==> flow/design.v <==
`timescale 1ns / 100ps
module top(
     input wire clk, reset,
     input wire start, si,
     output wire [3:0] an,
     output wire [7:0] sseg
    );
wire [4:0] dig3_in, dig2_in, dig1_in, dig0_in;
wire [4:0] dig3_out, dig2_out, dig1_out, dig0_out;
LF_counter top_unit
(.clk(clk), .reset(reset), .start(start), .si(si),
.dig3(dig3_in), .dig2(dig2_in), .dig1(dig1_in), .dig0(dig0_in));
my_register register_unit
(.clk(clk), .reset(reset), .data3_in(dig3_in), .data2_in(dig2_in), .data1_in(dig1_in), .data0_in(dig0_in), 
.data3_out(dig3_out), .data2_out(dig2_out), .data1_out(dig1_out), .data0_out(dig0_out));
seg7 seg7_unit
(.clk(clk), .reset(reset), .sseg(sseg), .an(an),
.in3(dig3_out), .in2(dig2_out), .in1(dig1_out), .in0(dig0_out));  
endmodule
`timescale 1ns / 100ps
module LF_counter(
     input wire clk, reset,
     input wire start, si,
     output wire [4:0] dig3, dig2, dig1, dig0
    );
reg [2:0] state_reg, state_next;
wire [15:0] prd;
wire [19:0] dvnd, dvsr, quo;
reg prd_start, div_start, b2b_start, adj_start;
wire prd_done_tick, div_done_tick, b2b_done_tick, adj_done_tick;
wire [3:0]  bcd10, bcd9, bcd8, bcd7, bcd6, bcd5, bcd4, bcd3, bcd2, bcd1, bcd0;
localparam [2:0] idle = 3'b000,
                 count = 3'b001,
                 frq = 3'b010,
                 b2b = 3'b011,
                 adjust = 3'b100;
counter counter_unit
(.clk(clk), .reset(reset), .start(prd_start), .si(si), .ready(),
.done_tick(prd_done_tick), .prd(prd));
division #(.W(20), .CBIT(6)) div_unit
(.clk(clk), .reset(reset), .start(div_start), .dvnd(dvnd), .dvsr(dvsr),
.quo(quo), .rmd(), .ready(), .done_tick(div_done_tick));
BCD b2b_unit
(.clk(clk), .reset(reset), .start(b2b_start), .bin(quo[19:0]), .ready(),
.done_tick(b2b_done_tick), .bcd10(bcd10), .bcd9(bcd9), .bcd8(bcd8), .bcd7(bcd7), .bcd6(bcd6), 
.bcd5(bcd5), .bcd4(bcd4),  .bcd3(bcd3), .bcd2(bcd2), .bcd1(bcd1), .bcd0(bcd0));
adjust adjust_unit
(.clk(clk), .reset(reset), .bcd10(bcd10), .bcd9(bcd9), .bcd8(bcd8), .bcd7(bcd7), .bcd6(bcd6),
.bcd5(bcd5), .bcd4(bcd4),  .bcd3(bcd3), .bcd2(bcd2), .bcd1(bcd1), .bcd0(bcd0), .done_tick(adj_done_tick), .start(adj_start),
.dig3(dig3), .dig2(dig2), .dig1(dig1), .dig0(dig0));
assign dvnd = 20'd1000000;  
assign dvsr =  prd;
always @(posedge clk)
  if (reset)
    state_reg <= idle;
  else
    state_reg <= state_next;
always @*
  begin
    state_next = state_reg;
    prd_start = 1'b0;
    div_start = 1'b0;
    b2b_start = 1'b0;
    adj_start = 1'b0;
      case (state_reg)
        idle: if (start) begin
              prd_start = 1'b1;
              state_next = count; end
        count: if (prd_done_tick) begin
               div_start = 1'b1;
               state_next = frq; end
        frq: if (div_done_tick) begin
             b2b_start = 1'b1;
             state_next = b2b; end
        b2b: if (b2b_done_tick) begin
             adj_start = 1'b1;
             state_next = adjust; end
        adjust: if (adj_done_tick)
                state_next = idle;
        default: state_next = idle;
      endcase
  end 
endmodule
`timescale 1ns / 100ps
module counter(
    input wire clk, reset,
    input wire start, si,
    output reg ready, done_tick,
    output wire [19:0] prd
    );
localparam [15:0] MAX_COUNTER_NUMBER = 50;  
reg [1:0] state_reg, state_next;
reg [6:0] t_reg, t_next;  
reg [19:0] p_reg, p_next;  
reg delay_reg;
wire edg;   
localparam [1:0] idle = 2'b00,
                 waite = 2'b01, 
                 count = 2'b10,
                 done = 2'b11;
always @(posedge clk)
  if (reset)
    begin
      state_reg <= idle;
      t_reg <= 0;
      p_reg <= 0;
      delay_reg <= 0;
    end
  else
    begin
      state_reg <= state_next;
      t_reg <= t_next;
      p_reg <= p_next;
      delay_reg <= si; 
    end
 assign edg = ~delay_reg & si;
always @*
  begin
    state_next = state_reg;
    ready = 1'b0;
    done_tick = 1'b0;
    t_next = t_reg;
    p_next = p_reg;
    case (state_reg)
      idle: begin ready = 1'b1;
              if (start == 1)
                state_next = waite;
            end
      waite: if (edg == 1) begin  
             state_next = count;
             t_next = 0;
             p_next = 0; end
      count: if (edg == 1)  
               state_next = done;
             else begin  
               t_next = t_reg + 1;
                 if (t_reg == MAX_COUNTER_NUMBER - 1) begin
                   t_next = 0;
                   p_next = p_reg + 1; end
               end
       done: begin done_tick = 1'b1;
               state_next = idle; end
       default: state_next = idle;
     endcase
  end
assign prd = p_reg;
endmodule
`timescale 1ns / 100ps
module division
#(
parameter W = 8,
         CBIT = 4  
 )
(
    input wire clk, reset,
    input wire start,
    input wire [W-1:0] dvsr, dvnd,
    output reg ready, done_tick,
    output wire [W-1:0] quo, rmd
    );
reg [1:0] state_reg, state_next;
reg [W-1:0] rh_reg, rh_next, rl_reg, rl_next, rh_tmp;
reg [W-1:0] d_reg, d_next;
reg [CBIT-1:0] n_reg, n_next;
reg q_bit;
localparam [1:0] idle = 2'b00,
                 op = 2'b01,
                 last = 2'b10,
                 done = 2'b11;
always @(posedge clk)
  if (reset)
    begin
      state_reg <= idle;
      rh_reg <= 0;
      rl_reg <= 0;
      n_reg <= 0;
      d_reg <= 0;
    end
  else
    begin
      state_reg <= state_next;
      rh_reg <= rh_next;
      rl_reg <= rl_next;
      d_reg <= d_next;
      n_reg <= n_next;
    end
always @*
  begin
    ready = 1'b0;
    done_tick = 1'b0;
    state_next = state_reg;
    n_next = n_reg;
    d_next = d_reg;
    rh_next = rh_reg;
    rl_next = rl_reg;
    case (state_reg)
      idle: begin ready = 1'b1;
              if (start) begin
                rh_next = 0;
                rl_next = dvnd;  
                d_next = dvsr;  
                n_next = W;  
                state_next = op; end end
      op: begin  
          rl_next = {rl_reg [W-2:0], q_bit};
          rh_next = {rh_tmp [W-2:0], rl_reg[W-1]};
          n_next = n_reg - 1;
            if (n_reg == 1) state_next = last;
          end
      last: begin
              rl_next = {rl_reg[W-2:0], q_bit};
              rh_next = rh_tmp;
              state_next = done; end
      done: begin 
              done_tick = 1'b1;
              state_next = idle; end
      default: state_next = idle;
   endcase
  end
always @*
  if (rh_reg >= d_reg) begin
    rh_tmp = rh_reg - d_reg;
    q_bit = 1'b1; end
  else begin
    rh_tmp = rh_reg;
    q_bit = 1'b0; end
assign quo = rl_reg;
assign rmd = rh_reg;
endmodule
`timescale 1ns / 100ps
module BCD(
    input wire [19:0] bin,
    input wire clk, reset, start,
    output reg ready, done_tick,
    output wire [3:0] bcd10, bcd9, bcd8, bcd7, bcd6, bcd5, bcd4, bcd3, bcd2, bcd1, bcd0
    );
reg [19:0] p2s_reg, p2s_next;  
reg [1:0] state_reg, state_next;
reg [3:0] bcd10_reg, bcd9_reg, bcd8_reg, bcd7_reg, bcd6_reg, bcd5_reg, bcd4_reg, bcd3_reg, bcd2_reg, bcd1_reg, bcd0_reg;
wire [3:0] bcd10_tmp, bcd9_tmp, bcd8_tmp, bcd7_tmp, bcd6_tmp, bcd5_tmp, bcd4_tmp, bcd3_tmp, bcd2_tmp, bcd1_tmp, bcd0_tmp;
reg [3:0] bcd10_next, bcd9_next, bcd8_next, bcd7_next, bcd6_next, bcd5_next, bcd4_next, bcd3_next, bcd2_next, bcd1_next, bcd0_next;
reg [6:0] n_reg, n_next;  
 localparam [1:0] idle = 2'b00,
                  op = 2'b01,
                  done = 2'b10;
always @(posedge clk)
  begin
    if (reset)
      begin
        p2s_reg <= 0;
        state_reg <= idle;
        n_reg <= 0;
        bcd10_reg <= 0;
        bcd9_reg <= 0;
        bcd8_reg <= 0;
        bcd7_reg <= 0;
        bcd6_reg <= 0;
        bcd5_reg <= 0;
        bcd4_reg <= 0;
        bcd3_reg <= 0;
        bcd2_reg <= 0;
        bcd1_reg <= 0;
        bcd0_reg <= 0;
      end
    else
      begin
         p2s_reg <= p2s_next;
         state_reg <= state_next;
         n_reg <= n_next;
         bcd10_reg <= bcd10_next;
         bcd9_reg <= bcd9_next;
         bcd8_reg <= bcd8_next;
         bcd7_reg <= bcd7_next;
         bcd6_reg <= bcd6_next;
         bcd5_reg <= bcd5_next;
         bcd4_reg <= bcd4_next;
         bcd3_reg <= bcd3_next;
         bcd2_reg <= bcd2_next;
         bcd1_reg <= bcd1_next;
         bcd0_reg <= bcd0_next;
       end
   end
always @*
  begin
    state_next = state_reg;
    p2s_next = p2s_reg;
    n_next = n_reg;
    bcd10_next = bcd10_reg;
    bcd9_next = bcd9_reg;
    bcd8_next = bcd8_reg;
    bcd7_next = bcd7_reg;
    bcd6_next = bcd6_reg;
    bcd5_next = bcd5_reg;
    bcd4_next = bcd4_reg;
    bcd3_next = bcd3_reg;
    bcd2_next = bcd2_reg;
    bcd1_next = bcd1_reg;
    bcd0_next = bcd0_reg;
    ready = 1'b0;
    done_tick = 1'b0;
      case (state_reg)
        idle: begin ready = 1'b1;
               if (start == 1'b1) begin
               state_next = op;
               n_next = 6'b010100;  
               bcd10_next = 0;
               bcd9_next = 0;
               bcd8_next = 0;
               bcd7_next = 0;
               bcd6_next = 0;
               bcd5_next = 0;
               bcd4_next = 0;
               bcd3_next = 0;
               bcd2_next = 0;
               bcd1_next = 0;
               bcd0_next = 0;
               p2s_next = bin; end end
        op: begin p2s_next = p2s_reg << 1;
            bcd0_next = {bcd0_tmp [2:0], p2s_reg [19]};
            bcd1_next = {bcd1_tmp [2:0], bcd0_tmp [3]};
            bcd2_next = {bcd2_tmp [2:0], bcd1_tmp [3]};
            bcd3_next = {bcd3_tmp [2:0], bcd2_tmp [3]};
            bcd4_next = {bcd4_tmp [2:0], bcd3_tmp [3]};
            bcd5_next = {bcd5_tmp [2:0], bcd4_tmp [3]};
            bcd6_next = {bcd6_tmp [2:0], bcd5_tmp [3]};
            bcd7_next = {bcd7_tmp [2:0], bcd6_tmp [3]};
            bcd8_next = {bcd8_tmp [2:0], bcd7_tmp [3]};
            bcd9_next = {bcd9_tmp [2:0], bcd8_tmp [3]};
            bcd10_next = {bcd10_tmp [2:0], bcd9_tmp [3]};
            n_next = n_reg - 1;
              if (n_next == 0)
                state_next = done;
            end
        done: begin done_tick = 1'b1;
              state_next = idle; end
        default: state_next = idle;
      endcase
  end
assign bcd0_tmp = (bcd0_reg > 4) ? bcd0_reg + 3 : bcd0_reg;
assign bcd1_tmp = (bcd1_reg > 4) ? bcd1_reg + 3 : bcd1_reg;
assign bcd2_tmp = (bcd2_reg > 4) ? bcd2_reg + 3 : bcd2_reg;
assign bcd3_tmp = (bcd3_reg > 4) ? bcd3_reg + 3 : bcd3_reg;
assign bcd4_tmp = (bcd4_reg > 4) ? bcd4_reg + 3 : bcd4_reg;
assign bcd5_tmp = (bcd5_reg > 4) ? bcd5_reg + 3 : bcd5_reg;
assign bcd6_tmp = (bcd6_reg > 4) ? bcd6_reg + 3 : bcd6_reg;
assign bcd7_tmp = (bcd7_reg > 4) ? bcd7_reg + 3 : bcd7_reg;
assign bcd8_tmp = (bcd8_reg > 4) ? bcd8_reg + 3 : bcd8_reg;
assign bcd9_tmp = (bcd9_reg > 4) ? bcd9_reg + 3 : bcd9_reg;
assign bcd10_tmp = (bcd10_reg > 4) ? bcd10_reg + 3 : bcd10_reg;
assign bcd10 = bcd10_reg;
assign bcd9 = bcd9_reg;
assign bcd8 = bcd8_reg;
assign bcd7 = bcd7_reg;
assign bcd6 = bcd6_reg;
assign bcd5 = bcd5_reg;
assign bcd4 = bcd4_reg;
assign bcd3 = bcd3_reg;
assign bcd2 = bcd2_reg;
assign bcd1 = bcd1_reg;
assign bcd0 = bcd0_reg;
endmodule
`timescale 1ns / 100ps
module adjust(
    input wire clk, reset,
    input wire start,
    input wire [3:0] bcd10, bcd9, bcd8, bcd7, bcd6, bcd5, bcd4, bcd3, bcd2, bcd1, bcd0,
    output wire [4:0] dig3, dig2, dig1, dig0,
    output reg done_tick, ready
    );
reg [1:0] state_reg, state_next;
reg [4:0] bcd10_reg, bcd9_reg, bcd8_reg, bcd7_reg, bcd6_reg, bcd5_reg, bcd4_reg, bcd3_reg, bcd2_reg, bcd1_reg, bcd0_reg;
reg [4:0] bcd10_next, bcd9_next, bcd8_next, bcd7_next, bcd6_next, bcd5_next, bcd4_next, bcd3_next, bcd2_next, bcd1_next, bcd0_next;
localparam [1:0] idle = 2'b00,
                 op = 2'b01,
                 done = 2'b10;
always @(posedge clk)
  if (reset)
    begin
      state_reg <= 0;
      bcd0_reg <= 0;
      bcd1_reg <= 0;
      bcd2_reg <= 0;
      bcd3_reg <= 0;
      bcd4_reg <= 0;
      bcd5_reg <= 0;
      bcd6_reg <= 0;
      bcd7_reg <= 0;
      bcd8_reg <= 0;
      bcd9_reg <= 0;
      bcd10_reg <= 0;
    end
  else
    begin
      state_reg <= state_next;
      bcd0_reg <= bcd0_next;
      bcd1_reg <= bcd1_next;
      bcd2_reg <= bcd2_next;
      bcd3_reg <= bcd3_next;
      bcd4_reg <= bcd4_next;
      bcd5_reg <= bcd5_next;
      bcd6_reg <= bcd6_next;
      bcd7_reg <= bcd7_next;
      bcd8_reg <= bcd8_next;
      bcd9_reg <= bcd9_next;
      bcd10_reg <= bcd10_next;
    end
always @*
  begin
    state_next = state_reg;
    bcd0_next = bcd0_reg;
    bcd1_next = bcd1_reg;
    bcd2_next = bcd2_reg;
    bcd3_next = bcd3_reg;
    bcd4_next = bcd4_reg;
    bcd5_next = bcd5_reg;
    bcd6_next = bcd6_reg;
    bcd7_next = bcd7_reg;
    bcd8_next = bcd8_reg;
    bcd9_next = bcd9_reg;
    bcd10_next = bcd10_reg;
    done_tick = 1'b0;
    ready = 1'b0;
      case (state_reg) idle: begin ready = 1'b1;
                               if (start == 1'b1) begin
                               bcd0_next = {1'b1, bcd0};
                               bcd1_next = {1'b0, bcd1};
                               bcd2_next = {1'b0, bcd2};
                               bcd3_next = {1'b0, bcd3};
                               bcd4_next = {1'b0, bcd4};
                               bcd5_next = {1'b0, bcd5};
                               bcd6_next = {1'b0, bcd6};
                               bcd7_next = {1'b0, bcd7};
                               bcd8_next = {1'b0, bcd8};
                               bcd9_next = {1'b0, bcd9};
                               bcd10_next = {1'b0, bcd10};
                               state_next = op; end
                             else state_next = idle; end
                       op: if (bcd10_next == 0) begin
                             {bcd10_next, bcd9_next, bcd8_next, bcd7_next, bcd6_next, bcd5_next, bcd4_next, bcd3_next, bcd2_next, bcd1_next, bcd0_next} =
                             {bcd10_next, bcd9_next, bcd8_next, bcd7_next, bcd6_next, bcd5_next, bcd4_next, bcd3_next, bcd2_next, bcd1_next, bcd0_next} << 5;
                             end
                           else
                             state_next = done;
                      done: begin done_tick = 1'b1;
                            state_next = idle; end
                      default: state_next = idle;
        endcase
  end
assign dig3 = bcd10_reg;
assign dig2 = bcd9_reg;
assign dig1 = bcd8_reg;
assign dig0 = bcd7_reg; 
endmodule
`timescale 1ns / 100ps
module my_register(
    input wire clk, reset,
    input wire [4:0] data3_in, data2_in, data1_in, data0_in,
    output reg [4:0] data3_out, data2_out, data1_out, data0_out
    );
always @(posedge clk)
  if (reset)
    begin
      data3_out <= 0; 
      data2_out <= 0;  
      data1_out <= 0;  
      data0_out <= 0;
    end
  else
    begin
      data3_out <= data3_in;   
      data2_out <= data2_in; 
      data1_out <= data1_in; 
      data0_out <= data0_in;   
    end
endmodule
`timescale 1ns / 100ps
module seg7(
    input wire clk, reset,
    input wire [4:0] in3, in2, in1, in0,
    output reg [3:0] an,  
    output reg [7:0] sseg  
    );
localparam N = 18;
reg [N-1:0] q_reg;
wire [N-1:0] q_next;
reg [3:0] hex_in;
wire [3:0] digit3, digit2, digit1, digit0;
wire  dot3, dot2, dot1, dot0;
reg dot;
assign digit3 = in3 [3:0];
assign digit2 = in2 [3:0];
assign digit1 = in1 [3:0];
assign digit0 = in0 [3:0];
assign dot3 = in3 [4];
assign dot2 = in2 [4];
assign dot1 = in1 [4];
assign dot0 = in0 [4];
always @(posedge clk)
  if (reset)
    q_reg <= 0; 
  else
    q_reg <= q_next;
assign q_next = q_reg + 1;
always @*
begin
  case (q_reg[N-1:N-2])
    2'b00:
      begin
        an = 4'b1110;
        hex_in = digit0;
        dot = dot0;
      end
    2'b01:
      begin
        an = 4'b1101;
        hex_in = digit1;
        dot = dot1;
      end
    2'b10:
      begin
        an = 4'b1011;
        hex_in = digit2;
        dot = dot2;
      end
    default:
      begin
        an = 4'b0111;
        hex_in = digit3;
        dot = dot3;
      end
    endcase
end
always @*
  begin
    case (hex_in)
      4'h0: sseg [6:0] = 7'b1111110;
      4'h1: sseg [6:0] = 7'b0110000;
      4'h2: sseg [6:0] = 7'b1101101;
      4'h3: sseg [6:0] = 7'b1111001;
      4'h4: sseg [6:0] = 7'b0110011;
      4'h5: sseg [6:0] = 7'b1011011;
      4'h6: sseg [6:0] = 7'b1011111;
      4'h7: sseg [6:0] = 7'b1110000;
      4'h8: sseg [6:0] = 7'b1111111;
      4'h9: sseg [6:0] = 7'b1111011;
      4'ha: sseg [6:0] = 7'b1110111;
      4'hb: sseg [6:0] = 7'b0011111;
      4'hc: sseg [6:0] = 7'b1001110;
      4'hd: sseg [6:0] = 7'b0111101;
      4'he: sseg [6:0] = 7'b1001111;
      default: sseg [6:0] =  7'b1000111;  
    endcase
    sseg[7] = dot;
  end
endmodule
--- tool output ---
Step by step through the tools: top
Each step is given for the RTL above and for the edited RTL.
"before" refers to lines of the RTL above, "after" to lines of the edited file.
"diff": "after" minus "before" as printed here.
Operators carry their Yosys type and port widths (W data, S select, Z words).
Cell names lack the library's common part.
{"block": "design", "design": "top", "clock_port": "clk", "library": "sky130hd", "lib_corner": "tt_025C_1v80"}

Diff
Unified diff, file above to edited file.
The edit is scripted: it alters the design's behaviour and was not made to optimise anything.
begin of diff
@@ -346,5 +346,5 @@
 assign bcd7_tmp = (bcd7_reg > 4) ? bcd7_reg + 3 : bcd7_reg;
 assign bcd8_tmp = (bcd8_reg > 4) ? bcd8_reg + 3 : bcd8_reg;
-assign bcd9_tmp = (bcd9_reg > 4) ? bcd9_reg + 3 : bcd9_reg;
+assign bcd9_tmp = bcd9_reg + 3;
 assign bcd10_tmp = (bcd10_reg > 4) ? bcd10_reg + 3 : bcd10_reg;
 assign bcd10 = bcd10_reg;
end of diff

Word level
Counts by Yosys on the flattened word-level netlist (proc, flatten, opt, wreduce; memories kept). Register bits leave out memories and registers merged into their read ports (data or address). Print and check cells are left out. Cells with the same type and inputs are merged into one.
Yosys's memory passes give these memory sizes; they may raise the number of words (mostly to a power of two), join words into wider ones and drop unused or constant bits.
{"block": "bits", "element": "register_bits", "before": 269, "after": 269, "diff": 0}
{"block": "bits", "element": "romBits", "before": 112, "after": 112, "diff": 0}
{"block": "bits", "element": "memories", "before": 1, "after": 1, "diff": 0}
{"block": "bits", "element": "inputBits", "before": 4, "after": 4, "diff": 0}
{"block": "op_classes", "element": "addsub", "before": 17, "after": 17, "diff": 0}
{"block": "op_classes", "element": "cmp", "before": 12, "after": 11, "diff": -1}
{"block": "op_classes", "element": "eq_ne", "before": 36, "after": 36, "diff": 0}
{"block": "op_classes", "element": "muxes", "before": 112, "after": 111, "diff": -1}
{"block": "op_classes", "element": "logic", "before": 6, "after": 6, "diff": 0}
{"block": "op_classes", "element": "reduce_logical", "before": 28, "after": 28, "diff": 0}
{"block": "memory_table", "element": "mem_shapes", "before": "16 x 7 bit 1R0W", "after": "16 x 7 bit 1R0W"}
{"block": "ops", "op": "$gt A4 B3 Y1 const B", "before": 11, "after": 10, "diff": -1}
{"block": "ops", "op": "$mux W4", "before": 11, "after": 10, "diff": -1}
Operator kinds equal on both sides are left out: 50.

Logic depth
Depth = most cells in a row (Yosys ltp): at word level without a register or memory, in the mapped netlist without a sequential cell, where the memories' decode and read muxes count.
{"block": "depth", "element": "word_depth", "before": 7, "after": 7, "diff": 0}
{"block": "depth", "element": "abc_area", "before": "0", "after": "0"}
{"block": "depth", "element": "depth_mapped", "before": 11, "after": 13, "diff": 2}
{"block": "depth", "element": "mapped_depth_nobuf", "before": 10, "after": 11, "diff": 1}

Mapped cells and area
The flow's flattened synthesis, as Yosys stat reports it; memories are mapped. The netlist is that of the ABC_AREA named above (0 if unset); the other value can give another one.
{"block": "by_type", "cell_type": "nor2_1", "before": 202, "after": 221, "diff": 19}
{"block": "by_type", "cell_type": "nand2_1", "before": 116, "after": 107, "diff": -9}
{"block": "by_type", "cell_type": "a21oi_1", "before": 106, "after": 97, "diff": -9}
{"block": "by_type", "cell_type": "o21ai_0", "before": 59, "after": 50, "diff": -9}
{"block": "by_type", "cell_type": "buf_1", "before": 15, "after": 6, "diff": -9}
{"block": "by_type", "cell_type": "a22oi_1", "before": 39, "after": 46, "diff": 7}
{"block": "by_type", "cell_type": "a211oi_1", "before": 61, "after": 67, "diff": 6}
{"block": "by_type", "cell_type": "clkbuf_1", "before": 60, "after": 66, "diff": 6}
{"block": "by_type", "cell_type": "o211ai_1", "before": 13, "after": 7, "diff": -6}
{"block": "by_type", "cell_type": "inv_1", "before": 76, "after": 71, "diff": -5}
{"block": "by_type", "cell_type": "a32oi_1", "before": 9, "after": 4, "diff": -5}
{"block": "by_type", "cell_type": "a31oi_1", "before": 5, "after": 0, "diff": -5}
{"block": "by_type", "cell_type": "a21o_1", "before": 3, "after": 8, "diff": 5}
{"block": "by_type", "cell_type": "a221oi_1", "before": 1, "after": 5, "diff": 4}
{"block": "by_type", "cell_type": "nand3_2", "before": 0, "after": 4, "diff": 4}
{"block": "by_type", "cell_type": "nand3_1", "before": 46, "after": 43, "diff": -3}
{"block": "by_type", "cell_type": "xnor2_1", "before": 31, "after": 28, "diff": -3}
{"block": "by_type", "cell_type": "xor2_1", "before": 29, "after": 32, "diff": 3}
Cell types equal on both sides are left out: 21.
Not every row of either side is listed.
{"block": "synth_totals", "element": "cells", "before": 1492, "after": 1473, "diff": -19}
{"block": "synth_totals", "element": "yosys_area_um2", "before": 12678.4, "after": 12657.1, "diff": -21.3}
{"block": "synth_totals", "element": "seq_area_um2", "before": 5385.2, "after": 5385.2, "diff": 0.0}
{"block": "synth_totals", "element": "flip_flops", "before": 269, "after": 269, "diff": 0}
By module: a second synthesis without flattening, with its own total; a netlist apart from the flattened one above.
{"block": "unflattened", "element": "cells_unflattened", "before": 1630, "after": 1628, "diff": -2}
{"block": "unflattened", "element": "hier_area_um2", "before": 13879.6, "after": 13888.3, "diff": 8.7}
Each row is one instance without its submodules.
{"block": "by_module_before", "mod": "division", "instances": 1, "cells": 537, "area_um2": 4184.0, "seq_area_um2": 1401.3}
{"block": "by_module_before", "mod": "BCD", "instances": 1, "cells": 455, "area_um2": 3708.6, "seq_area_um2": 1481.4}
{"block": "by_module_before", "mod": "adjust", "instances": 1, "cells": 259, "area_um2": 2483.6, "seq_area_um2": 1161.1}
{"block": "by_module_before", "mod": "counter", "instances": 1, "cells": 174, "area_um2": 1503.9, "seq_area_um2": 640.6}
{"block": "by_module_before", "mod": "seg7", "instances": 1, "cells": 138, "area_um2": 1184.9, "seq_area_um2": 360.3}
{"block": "by_module_before", "mod": "my_register", "instances": 1, "cells": 42, "area_um2": 618.1, "seq_area_um2": 400.4}
{"block": "by_module_before", "mod": "LF_counter", "instances": 1, "cells": 25, "area_um2": 196.4, "seq_area_um2": 100.1}
{"block": "by_module_before", "mod": "top", "instances": 1, "cells": 0, "area_um2": 0.0, "seq_area_um2": 0.0}
{"block": "by_module_after", "mod": "division", "instances": 1, "cells": 542, "area_um2": 4230.3, "seq_area_um2": 1401.3}
{"block": "by_module_after", "mod": "BCD", "instances": 1, "cells": 448, "area_um2": 3671.0, "seq_area_um2": 1481.4}
{"block": "by_module_after", "mod": "adjust", "instances": 1, "cells": 259, "area_um2": 2483.6, "seq_area_um2": 1161.1}
{"block": "by_module_after", "mod": "counter", "instances": 1, "cells": 174, "area_um2": 1503.9, "seq_area_um2": 640.6}
{"block": "by_module_after", "mod": "seg7", "instances": 1, "cells": 138, "area_um2": 1184.9, "seq_area_um2": 360.3}
{"block": "by_module_after", "mod": "my_register", "instances": 1, "cells": 42, "area_um2": 618.1, "seq_area_um2": 400.4}
{"block": "by_module_after", "mod": "LF_counter", "instances": 1, "cells": 25, "area_um2": 196.4, "seq_area_um2": 100.1}
{"block": "by_module_after", "mod": "top", "instances": 1, "cells": 0, "area_um2": 0.0, "seq_area_um2": 0.0}

Timing after synthesis
Path of least setup slack by OpenSTA after synthesis, without wires, with an ideal clock, recovery checks aside; 20% of the period is set as input and as output delay. Where synthesis merged equal registers, the netlist keeps one of their names.
{"block": "synth_timing", "element": "kind", "before": "flip-flop to output port", "after": "flip-flop to output port"}
{"block": "synth_timing", "element": "from", "before": "register seg7_unit.q_reg[16]", "after": "register seg7_unit.q_reg[16]"}
{"block": "synth_timing", "element": "to", "before": "output sseg[3]", "after": "output sseg[3]"}
{"block": "synth_timing", "element": "period_ns", "before": 10.0, "after": 10.0, "diff": 0.0}
{"block": "synth_timing", "element": "output_delay_ns", "before": 2.000, "after": 2.000, "diff": 0.000}
{"block": "synth_timing", "element": "launch_ns", "before": 0.000, "after": 0.000, "diff": 0.000}
{"block": "synth_timing", "element": "arrival_time_ns", "before": 2.193, "after": 2.199, "diff": 0.006}
{"block": "synth_timing", "element": "slack_ns", "before": 5.807, "after": 5.801, "diff": -0.006}
{"block": "synth_timing", "element": "delay_ns", "before": 2.193, "after": 2.199, "diff": 0.006}
{"block": "synth_timing", "element": "stages", "before": 7, "after": 7, "diff": 0}
{"block": "synth_timing", "element": "n_path_buf", "before": 1, "after": 1, "diff": 0}
{"block": "synth_timing", "element": "period_less_setup_slack_ns", "before": 4.193, "after": 4.199, "diff": 0.006}
"delay_ns" is the arrival time less input delay plus setup time.
A path that ends at an output port has no setup time.
"stages" counts driving pins, that of a launching flip-flop among them; a cell with two outputs on the path counts twice.
"period_less_setup_slack_ns" is the clock period less the worst setup slack; recovery checks do not enter. This is arithmetic on one report: input and output delays are still those of the set period (20% each).
Between the ends stands the longest chain of elaborated cells between them, by number of cells; it is not shown to be the way that was timed. Of several equally long chains one is given.
Each line given opens the expression or statement behind the cell; cells for indexed reads and writes are added by Yosys, which also makes memories of some case tables.
A memory read counts as a cell of the chain, while the word-level depth stops at memories.
{"block": "synth_between_before", "cell_sequence": "dfxtp_1 > buf_1 > mux4_2 > ha_1 > inv_1 > mux4_2 > inv_1", "elab_chain_cells": 3, "cells_between": 5, "classes_between": "eq/ne (2); mux (1); reduce/logical (1); memory (1)"}
{"block": "synth_rtl_before", "element": "from (decl)", "line": 484, "source": "reg [N-1:0] q_reg;"}
{"block": "synth_rtl_before", "element": "from (assign)", "line": 500, "source": "q_reg <= 0;"}
{"block": "synth_rtl_before", "element": "from (assign)", "line": 502, "source": "q_reg <= q_next;"}
{"block": "synth_rtl_before", "element": "$eq A2 B2 Y1", "line": 506, "source": "case (q_reg[N-1:N-2])"}
{"block": "synth_rtl_before", "element": "$pmux W4 S3", "line": 506}
{"block": "synth_rtl_before", "element": "$mem_v2 Z16 W7", "line": 535, "source": "case (hex_in)"}
{"block": "synth_rtl_before", "element": "to (decl)", "line": 6, "source": "output wire [7:0] sseg"}
{"block": "synth_between_after", "cell_sequence": "dfxtp_1 > buf_1 > mux4_2 > ha_1 > inv_1 > mux4_2 > inv_1", "elab_chain_cells": 3, "cells_between": 5, "classes_between": "eq/ne (2); mux (1); reduce/logical (1); memory (1)"}
{"block": "synth_rtl_after", "element": "from (decl)", "line": 484, "source": "reg [N-1:0] q_reg;"}
{"block": "synth_rtl_after", "element": "from (assign)", "line": 500, "source": "q_reg <= 0;"}
{"block": "synth_rtl_after", "element": "from (assign)", "line": 502, "source": "q_reg <= q_next;"}
{"block": "synth_rtl_after", "element": "$eq A2 B2 Y1", "line": 506, "source": "case (q_reg[N-1:N-2])"}
{"block": "synth_rtl_after", "element": "$pmux W4 S3", "line": 506}
{"block": "synth_rtl_after", "element": "$mem_v2 Z16 W7", "line": 535, "source": "case (hex_in)"}
{"block": "synth_rtl_after", "element": "to (decl)", "line": 6, "source": "output wire [7:0] sseg"}

Path in the finished layout
From the final timing report of each run of set A: the path of least setup slack in the routed layout; clock arrival at registers is part of the times.
{"block": "layout_timing", "element": "kind", "before": "flip-flop to output port", "after": "flip-flop to output port"}
{"block": "layout_timing", "element": "from", "before": "register seg7_unit.q_reg[16]", "after": "register seg7_unit.q_reg[16]"}
{"block": "layout_timing", "element": "to", "before": "output sseg[3]", "after": "output sseg[3]"}
{"block": "layout_timing", "element": "period_ns", "before": 5.22, "after": 5.22, "diff": 0.00}
{"block": "layout_timing", "element": "output_delay_ns", "before": 1.04, "after": 1.04, "diff": 0.00}
{"block": "layout_timing", "element": "launch_ns", "before": 0.55, "after": 0.55, "diff": 0.00}
{"block": "layout_timing", "element": "arrival_time_ns", "before": 3.21, "after": 3.21, "diff": 0.00}
{"block": "layout_timing", "element": "slack_ns", "before": 0.96, "after": 0.96, "diff": 0.00}
{"block": "layout_timing", "element": "stages", "before": 7, "after": 7, "diff": 0}
{"block": "layout_timing", "element": "n_path_buf", "before": 1, "after": 1, "diff": 0}
Between the ends stands the longest chain of elaborated cells between them, by number of cells; it is not shown to be the way that was timed. Of several equally long chains one is given.
A memory read counts as a cell of the chain, while the word-level depth stops at memories.
{"block": "layout_between_before", "cell_sequence": "dfxtp_1 > mux4_2 > ha_1 > inv_1 > mux4_2 > inv_1 > clkdlybuf4s50_1", "elab_chain_cells": 3, "cells_between": 5, "classes_between": "eq/ne (2); mux (1); reduce/logical (1); memory (1)"}
{"block": "layout_rtl_before", "element": "from (decl)", "line": 484, "source": "reg [N-1:0] q_reg;"}
{"block": "layout_rtl_before", "element": "from (assign)", "line": 500, "source": "q_reg <= 0;"}
{"block": "layout_rtl_before", "element": "from (assign)", "line": 502, "source": "q_reg <= q_next;"}
{"block": "layout_rtl_before", "element": "$eq A2 B2 Y1", "line": 506, "source": "case (q_reg[N-1:N-2])"}
{"block": "layout_rtl_before", "element": "$pmux W4 S3", "line": 506}
{"block": "layout_rtl_before", "element": "$mem_v2 Z16 W7", "line": 535, "source": "case (hex_in)"}
{"block": "layout_rtl_before", "element": "to (decl)", "line": 6, "source": "output wire [7:0] sseg"}
{"block": "layout_between_after", "cell_sequence": "dfxtp_1 > mux4_2 > ha_1 > inv_1 > mux4_2 > inv_1 > clkdlybuf4s50_1", "elab_chain_cells": 3, "cells_between": 5, "classes_between": "eq/ne (2); mux (1); reduce/logical (1); memory (1)"}
{"block": "layout_rtl_after", "element": "from (decl)", "line": 484, "source": "reg [N-1:0] q_reg;"}
{"block": "layout_rtl_after", "element": "from (assign)", "line": 500, "source": "q_reg <= 0;"}
{"block": "layout_rtl_after", "element": "from (assign)", "line": 502, "source": "q_reg <= q_next;"}
{"block": "layout_rtl_after", "element": "$eq A2 B2 Y1", "line": 506, "source": "case (q_reg[N-1:N-2])"}
{"block": "layout_rtl_after", "element": "$pmux W4 S3", "line": 506}
{"block": "layout_rtl_after", "element": "$mem_v2 Z16 W7", "line": 535, "source": "case (hex_in)"}
{"block": "layout_rtl_after", "element": "to (decl)", "line": 6, "source": "output wire [7:0] sseg"}

Measured runs
Runs of the flow (Yosys, OpenROAD) on both versions; the two runs of a pair have the same settings. The constraints put input and output delay at 20% of the set period each and load the outputs with 0.01 pF.
{"block": "flow_settings_set_A", "CORE_UTILIZATION": 40, "period_ns": 5.22, "CAP_MARGIN": 20, "CORE_MARGIN": 2, "SLEW_MARGIN": 20}
{"block": "results_set_A", "element": "post_synth_area_um2", "before": 12678.4, "after": 12657.1, "diff": -21.3}
{"block": "results_set_A", "element": "die_footprint_um2", "before": 33136.7, "after": 33082.2, "diff": -54.5}
{"block": "results_set_A", "element": "layout_utilization_pct", "before": 45.1, "after": 44.7, "diff": -0.4}
{"block": "results_set_A", "element": "worstSetupSlack_ns", "before": 0.963, "after": 0.964, "diff": 0.001}
{"block": "results_set_A", "element": "tns_setup_ns", "before": 0.000, "after": 0.000, "diff": 0.000}
{"block": "flow_settings_set_B", "ABC_AREA": 0, "CAP_MARGIN": 15, "CORE_ASPECT_RATIO": 0.77, "CORE_MARGIN": 10, "CORE_UTILIZATION": 22, "CTS_CLUSTER_SIZE": 22, "GPL_TIMING_DRIVEN": 1, "PLACE_DENSITY_LB_ADDON": 0.1, "TNS_END_PERCENT": 65, "period_ns": 6.95, "SLEW_MARGIN": 20}
{"block": "results_set_B", "element": "post_synth_area_um2", "before": 12678.4, "after": 12657.1, "diff": -21.3}
{"block": "results_set_B", "element": "die_footprint_um2", "before": 67713.1, "after": 67608.7, "diff": -104.4}
{"block": "results_set_B", "element": "layout_utilization_pct", "before": 25.7, "after": 25.7, "diff": 0.0}
{"block": "results_set_B", "element": "worstSetupSlack_ns", "before": 2.311, "after": 2.250, "diff": -0.061}
{"block": "results_set_B", "element": "tns_setup_ns", "before": 0.000, "after": 0.000, "diff": 0.000}
--- end ---
